==> flow/design.v <==
`timescale 1ns / 1ps
module mat_mul #
	(
        parameter integer DIM_LOG = 2,     
        parameter integer DIM = 2**DIM_LOG,
        parameter integer SIZE = DIM*DIM,
        parameter integer SIZE_LOG = 2*DIM_LOG,
        parameter integer DATA_WIDTH = 32
    )
    (
		input wire  s00_axi_aclk,
		input wire  s00_axi_aresetn,
		output wire  s00_axis_tready,
		input wire [DATA_WIDTH-1 : 0] s00_axis_tdata,
		input wire  s00_axis_tlast,
        input wire  s00_axis_tvalid,
		output wire  m00_axis_tvalid,
        output wire [DATA_WIDTH-1 : 0] m00_axis_tdata,
        output wire [(DATA_WIDTH/8)-1 : 0] m00_axis_tstrb,
        output wire  m00_axis_tlast,
        input wire  m00_axis_tready,
        input wire sel, 
        input wire start
    );
	reg busy;               
	reg item_done;          
	reg matrix_done;        
	reg start_transfer;     
	reg transfer;           
	reg last_transfer;      
	reg mac_enable;         
    reg [DATA_WIDTH-1 : 0] mem_A [0 : SIZE-1];  
    reg [DATA_WIDTH-1 : 0] mem_B [0 : SIZE-1];  
    reg [DATA_WIDTH-1 : 0] mem_R [0 : SIZE-1];  
    reg [DATA_WIDTH-1 : 0] mat_A;    
    reg [DATA_WIDTH-1 : 0] mat_B;    
    reg [DATA_WIDTH-1 : 0] mat_R;    
    reg [SIZE_LOG-1 : 0] addr_stream_in;     
    reg [SIZE_LOG-1 : 0] addr_stream_out;    
    wire [SIZE_LOG-1 : 0] addr_A;    
    wire [SIZE_LOG-1 : 0] addr_B;    
    reg [SIZE_LOG-1 : 0] addr_R;     
    reg [DIM_LOG-1 : 0] row_cnt;     
    reg [DIM_LOG-1 : 0] col_cnt;     
    reg [DIM_LOG-1 : 0] tmp_cnt;     
    wire [DATA_WIDTH-1 : 0] mad;     
    reg [DATA_WIDTH-1 : 0] mac;      
    assign s00_axis_tready = !busy  && s00_axis_tvalid ;  
    always @ (posedge s00_axi_aclk) begin
        if (!s00_axi_aresetn || s00_axis_tlast)
            addr_stream_in <= 0;
        else if (s00_axis_tready)  
            addr_stream_in <= addr_stream_in+1 ;  
    end
    always @ (posedge s00_axi_aclk) begin 
        if (s00_axis_tvalid && !sel && s00_axis_tready)  
            mem_A [addr_stream_in] <= s00_axis_tdata;
        if (busy)  
            mat_A <= mem_A [addr_A];
    end
    always @ (posedge s00_axi_aclk) begin
        if (s00_axis_tvalid && sel && s00_axis_tready)  
            mem_B [addr_stream_in] <= s00_axis_tdata;
        if (busy)  
            mat_B <= mem_B [addr_B];
    end
    assign m00_axis_tstrb = 4'hf;    
    assign m00_axis_tdata = mat_R;   
    assign m00_axis_tlast = last_transfer;   
    assign m00_axis_tvalid =  transfer; 
    always @ (posedge s00_axi_aclk) begin
        if (!s00_axi_aresetn || matrix_done)  
            addr_stream_out <= 0;
        else if ((m00_axis_tready && transfer  || start_transfer  ))  
            addr_stream_out <=   addr_stream_out + 1;  
    end
    always @ (posedge s00_axi_aclk) begin
        if (!s00_axi_aresetn)
            start_transfer <= 0;
        else
            start_transfer <= matrix_done; 
    end
    always @ (posedge s00_axi_aclk) begin
        if (!s00_axi_aresetn || (m00_axis_tlast && m00_axis_tvalid && m00_axis_tready))  
            transfer <= 0;
        else if (start_transfer)  
            transfer <= 1; 
    end
    always @ (posedge s00_axi_aclk) begin
        if (!s00_axi_aresetn)
            last_transfer <= 0;
        else if (m00_axis_tready && transfer || start_transfer)
            last_transfer <= (addr_stream_out == SIZE-1); 
    end
    always @ (posedge s00_axi_aclk) begin
        if (item_done)  
            mem_R [addr_R] <= mad ;  
        if (m00_axis_tready && transfer || start_transfer)  
            mat_R <= mem_R [addr_stream_out];
    end
    always @ (posedge s00_axi_aclk) begin
        if (!s00_axi_aresetn || matrix_done ) 
            busy <= 0;
        else if (start )  
            busy <= 1'b1;
    end
    always @ (posedge s00_axi_aclk) begin
        if (!s00_axi_aresetn)
            item_done <= 0;
        else
            item_done <= (tmp_cnt==DIM-1 && busy) ;  
    end
    always @ (posedge s00_axi_aclk) begin
        if (!s00_axi_aresetn)
            matrix_done <= 0;
        else
            matrix_done <= (row_cnt == DIM-1) && (col_cnt == DIM-1) && (tmp_cnt==DIM-1) ;  
    end
    always @ (posedge s00_axi_aclk) begin
        if (!s00_axi_aresetn || start || tmp_cnt == DIM)  
            tmp_cnt <= 0;
        else if (busy && !matrix_done)  
            tmp_cnt <= tmp_cnt + 1;
    end
    always @ (posedge s00_axi_aclk) begin
        if (!s00_axi_aresetn || start || col_cnt==DIM)  
            col_cnt <= 0;
        else if (busy && tmp_cnt==DIM-1)  
            col_cnt <= col_cnt + 1;
    end
    always @ (posedge s00_axi_aclk) begin
        if (!s00_axi_aresetn || start || row_cnt==DIM)  
            row_cnt <= 0;
        else if (busy && col_cnt == DIM-1 && tmp_cnt==DIM-1)  
            row_cnt <= row_cnt + 1;
    end
    assign addr_A = row_cnt * (DIM) + tmp_cnt;  
    assign addr_B = tmp_cnt * (DIM) + col_cnt;
    always @ (posedge s00_axi_aclk) begin
        if (!s00_axi_aresetn || start)
            addr_R <= 0;
        else if (busy && item_done)  
            addr_R <= addr_R + 1 ;  
    end
    assign mad = mat_A * mat_B + mac;
    always @ (posedge s00_axi_aclk) begin
       if (!s00_axi_aresetn || tmp_cnt==0 )  
           mac <= 0;
       else if (mac_enable)
           mac <= mad ;  
    end
    always @ (posedge s00_axi_aclk) begin
       if (!s00_axi_aresetn)
           mac_enable <= 0;
       else if (busy)
           mac_enable <= 1;  
    end
endmodule
Hand-over note for mat_mul

**Step by step through the tools: mat_mul**

Each step is given for the RTL above and for the edited RTL.
"unedited" refers to lines of the RTL above, "edited" to lines of the edited file.
"difference": "edited" minus "unedited" as printed here.
Operators carry their Yosys type and port widths (W data, S select, Z words).
Library cell names are shortened.
The mark -- stands for no value.

- Top module: mat_mul
- Clock input: s00_axi_aclk
- Library: sky130hd
- Timing corner: tt_025C_1v80

**Edit of the RTL**

Unified diff, file above to edited file.
The edit is scripted: it alters the design's behaviour and was not made to optimise anything.

```diff
@@ -75,10 +75,5 @@
             addr_stream_out <=   addr_stream_out + 1;  
     end
-    always @ (posedge s00_axi_aclk) begin
-        if (!s00_axi_aresetn)
-            start_transfer <= 0;
-        else
-            start_transfer <= matrix_done; 
-    end
+    always @(*) start_transfer = matrix_done;
     always @ (posedge s00_axi_aclk) begin
         if (!s00_axi_aresetn || (m00_axis_tlast && m00_axis_tvalid && m00_axis_tready))  
```

**Elaborated design**

Source: Yosys, flattened and elaborated, memories not mapped. Widths are those after wreduce; folded enables and synchronous resets count as part of the registers. Registers that Yosys merges into a memory's read port (data or address) are not register bits. Print and check cells do not count. Equal cells are merged and count once.
Yosys's memory passes give these memory sizes; they may raise the number of words (mostly to a power of two), join words into wider ones and drop unused or constant bits.

Cells by class:

| element | unedited | edited | difference |
|---|---|---|---|
| multiply operators | 1 | 1 | 0 |
| equal/unequal tests | 4 | 4 | 0 |
| reductions and logical operators | 26 | 26 | 0 |
| muxes and demuxes | 9 | 9 | 0 |
| $add $sub $neg | 9 | 9 | 0 |

Unchanged operator kinds not shown: 14.

Word-level totals:

| element | unedited | edited | difference |
|---|---|---|---|
| register bits after elaboration | 57 | 56 | -1 |
| input bits | 39 | 39 | 0 |
| word width x clocked read ports | 96 | 96 | 0 |
| output and inout port bits | 39 | 39 | 0 |
| memory cells | 3 | 3 | 0 |
| elaborated cells | 66 | 65 | -1 |
| bits in writable memories | 1,536 | 1,536 | 0 |

Memories:

| element | unedited | edited |
|---|---|---|
| words x width with read and write ports | mem_A 16 x 32 bit 1R1W; mem_B 16 x 32 bit 1R1W; mem_R 16 x 32 bit 1R1W | mem_A 16 x 32 bit 1R1W; mem_B 16 x 32 bit 1R1W; mem_R 16 x 32 bit 1R1W |

**Logic depth**

Yosys ltp: most cells in a row. Word level: on the elaborated netlist, between registers, memories and ports. Mapped: between sequential cells and ports; inverters and the memories' decode and read muxes count.

Depth:

| element | unedited | edited | difference |
|---|---|---|---|
| depth in word-level cells | 4 | 4 | 0 |
| ABC_AREA | 0 | 0 | -- |
| gate-level depth with buffers | 30 | 30 | 0 |
| mapped depth without buffers | 27 | 27 | 0 |

**Synthesis result**

Source: synth_stat.txt of the flow (Yosys; design flattened, memories mapped). It holds for the ABC_AREA given above (unset counts as 0); a run with the other value may have another netlist.

Synthesis totals:

| element | unedited | edited | difference |
|---|---|---|---|
| mapped cells | 4,406 | 4,409 | +3 |
| mapped area (um^2) | 79,502.5 | 79,567.6 | +65.1 |
| sequential area (um^2) | 50,148.1 | 50,128.1 | -20.0 |
| mapped flip-flops | 1,689 | 1,688 | -1 |
| buffers | 217 | 218 | +1 |

Cells by type:

| cell type | unedited | edited | difference |
|---|---|---|---|
| buf_2 | 2 | 33 | +31 |
| buf_1 | 49 | 28 | -21 |
| clkbuf_1 | 162 | 149 | -13 |
| a21oi_1 | 31 | 22 | -9 |
| o21a_1 | 3 | 10 | +7 |
| mux2i_1 | 31 | 25 | -6 |
| o21ai_0 | 15 | 9 | -6 |
| nand3_1 | 14 | 20 | +6 |
| inv_1 | 510 | 505 | -5 |
| and3_1 | 2 | 7 | +5 |
| a211oi_1 | 1 | 5 | +4 |
| nand2_1 | 265 | 268 | +3 |
| nand2b_1 | 11 | 8 | -3 |
| a21o_1 | 13 | 11 | -2 |
| a31oi_1 | 4 | 2 | -2 |
| a2111oi_0 | 2 | 0 | -2 |
| a211o_1 | 2 | 0 | -2 |
| or2_2 | 1 | 3 | +2 |

Unchanged cell types not shown: 10.
The list need not be complete.

**Path before layout**

Path of least setup slack by OpenSTA after synthesis, without wires, with an ideal clock, recovery checks aside; 20% of the period is set as input and as output delay. Where synthesis merged equal registers, the netlist keeps one of their names.

Timing after synthesis:

| element | unedited | edited | difference |
|---|---|---|---|
| path kind | reg-to-reg | reg-to-reg | -- |
| start point | reg mat_A[13] | reg mat_A[13] | -- |
| end point | reg mac[29] | mem mem_R[0][25] | -- |
| clock period (ns) | 10.0 | 10.0 | 0.0 |
| setup slack (ns) | 2.542 | 2.593 | +0.051 |
| arrival time (ns) | 7.391 | 7.118 | -0.273 |
| library setup time (ns) | 0.066 | 0.289 | +0.223 |
| required time (ns) | 9.934 | 9.711 | -0.223 |
| stages | 29 | 27 | -2 |
| buffers on the path | 3 | 2 | -1 |
| delay of the path (ns) | 7.457 | 7.407 | -0.050 |
| launch time at the first pin (ns) | 0.000 | 0.000 | 0.000 |
| synthesis period reached (ns) | 7.458 | 7.407 | -0.051 |

"delay of the path" = arrival - input delay + setup time.
"stages" counts driving pins, that of a launching flip-flop among them; a cell with two outputs on the path counts twice.
"synthesis period reached" = period - worst setup slack (recovery checks aside). The figure is calculated, with input and output delays left at 20% of the set period.
The rows between start and end are the longest chain of elaborated cells between them; the timing report does not say that the signal goes this way. Where chains are equally long, one stands for them.
Each line given opens the expression or statement behind the cell; cells for indexed reads and writes are added by Yosys, which also makes memories of some case tables.

Between the ends, after synthesis, unedited:
- Cell sequence: edfxtp_1 > clkbuf_1 > clkbuf_1 > and2_1 > fa_1 > fa_1 > fa_1 > inv_1 > fa_1 > inv_1 > fa_1 > inv_1 > fa_1 > inv_1 > fa_1 > inv_1 > fa_1 > inv_1 > ha_1 > clkbuf_1 > a21oi_1 > o21ai_0 > a22oi_1 > o211ai_1 > a2111oi_0 > o21bai_1 > xor2_1 > mux2i_1 > nor2_1
- Length of the longest elaborated chain: 2
- Elaborated cells between the ends (all ways): 2
- Source lines of those cells: 1
- Classes of those cells: 1 x add/sub; 1 x mul

RTL lines, path after synthesis, unedited:

| element | line | RTL |
|---|---|---|
| start, declared | 35 | `reg [DATA_WIDTH-1 : 0] mat_A;` |
| $mul A32 B32 Y32 | 145 | `assign mad = mat_A * mat_B + mac;` |
| $add A32 B32 Y32 | 145 |  |
| end, assigned | 148 | `mac <= 0;` |
| end, assigned | 150 | `mac <= mad ;` |
| end, declared | 47 | `reg [DATA_WIDTH-1 : 0] mac;` |

Some nets on the timed path still bear RTL names; the line given drives or declares the net.

Named nets, after synthesis, unedited:

| net | line |
|---|---|
| mad[29] | 145 |

Between the ends, after synthesis, edited:
- Cell sequence: edfxtp_1 > clkbuf_1 > clkbuf_1 > and2_1 > fa_1 > fa_1 > fa_1 > inv_1 > fa_1 > inv_1 > fa_1 > inv_1 > fa_1 > inv_1 > fa_1 > inv_1 > fa_1 > inv_1 > ha_1 > and3_1 > and2_1 > a22oi_1 > nand2_1 > a21o_1 > a31o_1 > a21o_1 > xor2_1
- Length of the longest elaborated chain: 3
- Elaborated cells between the ends (all ways): 3
- Source lines of those cells: 2
- Classes of those cells: 1 x add/sub; 1 x mul; 1 x mux

RTL lines, path after synthesis, edited:

| element | line | RTL |
|---|---|---|
| start, declared | 35 | `reg [DATA_WIDTH-1 : 0] mat_A;` |
| $mul A32 B32 Y32 | 140 | `assign mad = mat_A * mat_B + mac;` |
| $add A32 B32 Y32 | 140 |  |
| $mux W32 | 91 | `if (item_done)` |
| end, declared | 34 | `reg [DATA_WIDTH-1 : 0] mem_R [0 : SIZE-1];` |

**Worst path after layout**

Path of least setup slack in the final report of the runs of set A (OpenROAD, finished layout, wires in). Where an end is a register, its clock arrival counts in the times.

Timing after layout:

| element | unedited | edited | difference |
|---|---|---|---|
| path kind | reg-to-reg | reg-to-reg | -- |
| start point | reg mat_B[2] | reg mat_B[1] | -- |
| end point | mem mem_R[2][31] | mem mem_R[9][30] | -- |
| library setup time (ns) | 0.27 | 0.30 | +0.03 |
| required time (ns) | 10.55 | 10.49 | -0.06 |
| launch time at the first pin (ns) | 0.86 | 0.79 | -0.07 |
| clock period (ns) | 10.0 | 10.0 | 0.0 |
| stages | 24 | 23 | -1 |
| buffers on the path | 0 | 1 | +1 |
| arrival time (ns) | 9.48 | 8.85 | -0.63 |
| setup slack (ns) | 1.07 | 1.64 | +0.57 |

The rows between start and end are the longest chain of elaborated cells between them; the timing report does not say that the signal goes this way. Where chains are equally long, one stands for them.

Between the ends, after layout, unedited:
- Cell sequence: edfxtp_1 > nand2_1 > fa_1 > fa_1 > inv_1 > fa_1 > inv_1 > fa_1 > inv_1 > fa_1 > inv_1 > fa_1 > fa_1 > fa_1 > inv_1 > ha_1 > a21oi_1 > o21ai_0 > a22oi_1 > o211ai_1 > a2111oi_0 > o21ai_0 > nand3_1 > and2_1
- Length of the longest elaborated chain: 3
- Elaborated cells between the ends (all ways): 3
- Source lines of those cells: 2
- Classes of those cells: 1 x add/sub; 1 x mul; 1 x mux

RTL lines, path after layout, unedited:

| element | line | RTL |
|---|---|---|
| start, declared | 36 | `reg [DATA_WIDTH-1 : 0] mat_B;` |
| $mul A32 B32 Y32 | 145 | `assign mad = mat_A * mat_B + mac;` |
| $add A32 B32 Y32 | 145 |  |
| $mux W32 | 96 | `if (item_done)` |
| end, declared | 34 | `reg [DATA_WIDTH-1 : 0] mem_R [0 : SIZE-1];` |

Between the ends, after layout, edited:
- Cell sequence: edfxtp_1 > buf_4 > nand2_1 > fa_1 > fa_1 > inv_1 > fa_1 > inv_1 > fa_1 > inv_1 > fa_1 > inv_1 > fa_1 > fa_1 > fa_1 > inv_1 > ha_1 > and3_1 > nand4_1 > o2bb2ai_1 > o221ai_1 > o21ai_1 > xor2_2
- Length of the longest elaborated chain: 3
- Elaborated cells between the ends (all ways): 3
- Source lines of those cells: 2
- Classes of those cells: 1 x add/sub; 1 x mul; 1 x mux

RTL lines, path after layout, edited:

| element | line | RTL |
|---|---|---|
| start, declared | 36 | `reg [DATA_WIDTH-1 : 0] mat_B;` |
| $mul A32 B32 Y32 | 140 | `assign mad = mat_A * mat_B + mac;` |
| $add A32 B32 Y32 | 140 |  |
| $mux W32 | 91 | `if (item_done)` |
| end, declared | 34 | `reg [DATA_WIDTH-1 : 0] mem_R [0 : SIZE-1];` |

**Measured runs**

Both versions went through the flow (Yosys, OpenROAD) with the same settings in each pair. Constraints: input delay and output delay 20% of the set period each, output load 0.01 pF.

Flow settings, set A:
- CORE_UTILIZATION: 40
- PLACE_DENSITY: 0.6
- period_ns: 10.0
- CAP_MARGIN: 20
- CORE_MARGIN: 2
- SLEW_MARGIN: 20

Measured results, set A:

| element | unedited | edited | difference |
|---|---|---|---|
| utilization in the final report | 0.454 | 0.453 | -0.001 |
| worst hold slack in the final report (ns) | 0.482 | 0.482 | 0.000 |
| standard-cell area after routing (um^2) | 89,682.3 | 89,382.0 | -300.3 |
| worst setup slack after layout (ns) | 1.068 | 1.636 | +0.568 |
| area inside the die boundary (um^2) | 202,338.0 | 202,505.0 | +167.0 |
| synthesized cell area (um^2) | 79,502.5 | 79,567.6 | +65.1 |
| period reached (ns) | 8.932 | 8.364 | -0.568 |
| setup total negative slack (ns) | 0.000 | 0.000 | 0.000 |

Flow settings, set B:
- CAP_MARGIN: 40
- CELL_PAD_IN_SITES_DETAIL_PLACEMENT: 0
- CORE_MARGIN: 2
- CORE_UTILIZATION: 44
- CTS_CLUSTER_SIZE: 93
- GPL_ROUTABILITY_DRIVEN: 1
- PLACE_DENSITY_LB_ADDON: 0.11
- SETUP_SLACK_MARGIN: 3.51
- period_ns: 13.8
- SLEW_MARGIN: 20

Measured results, set B:

| element | unedited | edited | difference |
|---|---|---|---|
| utilization in the final report | 0.5 | 0.5 | 0.0 |
| worst hold slack in the final report (ns) | 0.487 | 0.489 | +0.002 |
| standard-cell area after routing (um^2) | 90,123.9 | 90,030.1 | -93.8 |
| worst setup slack after layout (ns) | 5.299 | 5.738 | +0.439 |
| area inside the die boundary (um^2) | 184,105.0 | 184,251.0 | +146.0 |
| synthesized cell area (um^2) | 79,502.5 | 79,567.6 | +65.1 |
| period reached (ns) | 8.501 | 8.062 | -0.439 |
| setup total negative slack (ns) | 0.000 | 0.000 | 0.000 |

"period reached" = clock period - worst setup slack. The figure is calculated, with input and output delays left at 20% of the set period.

End of note.
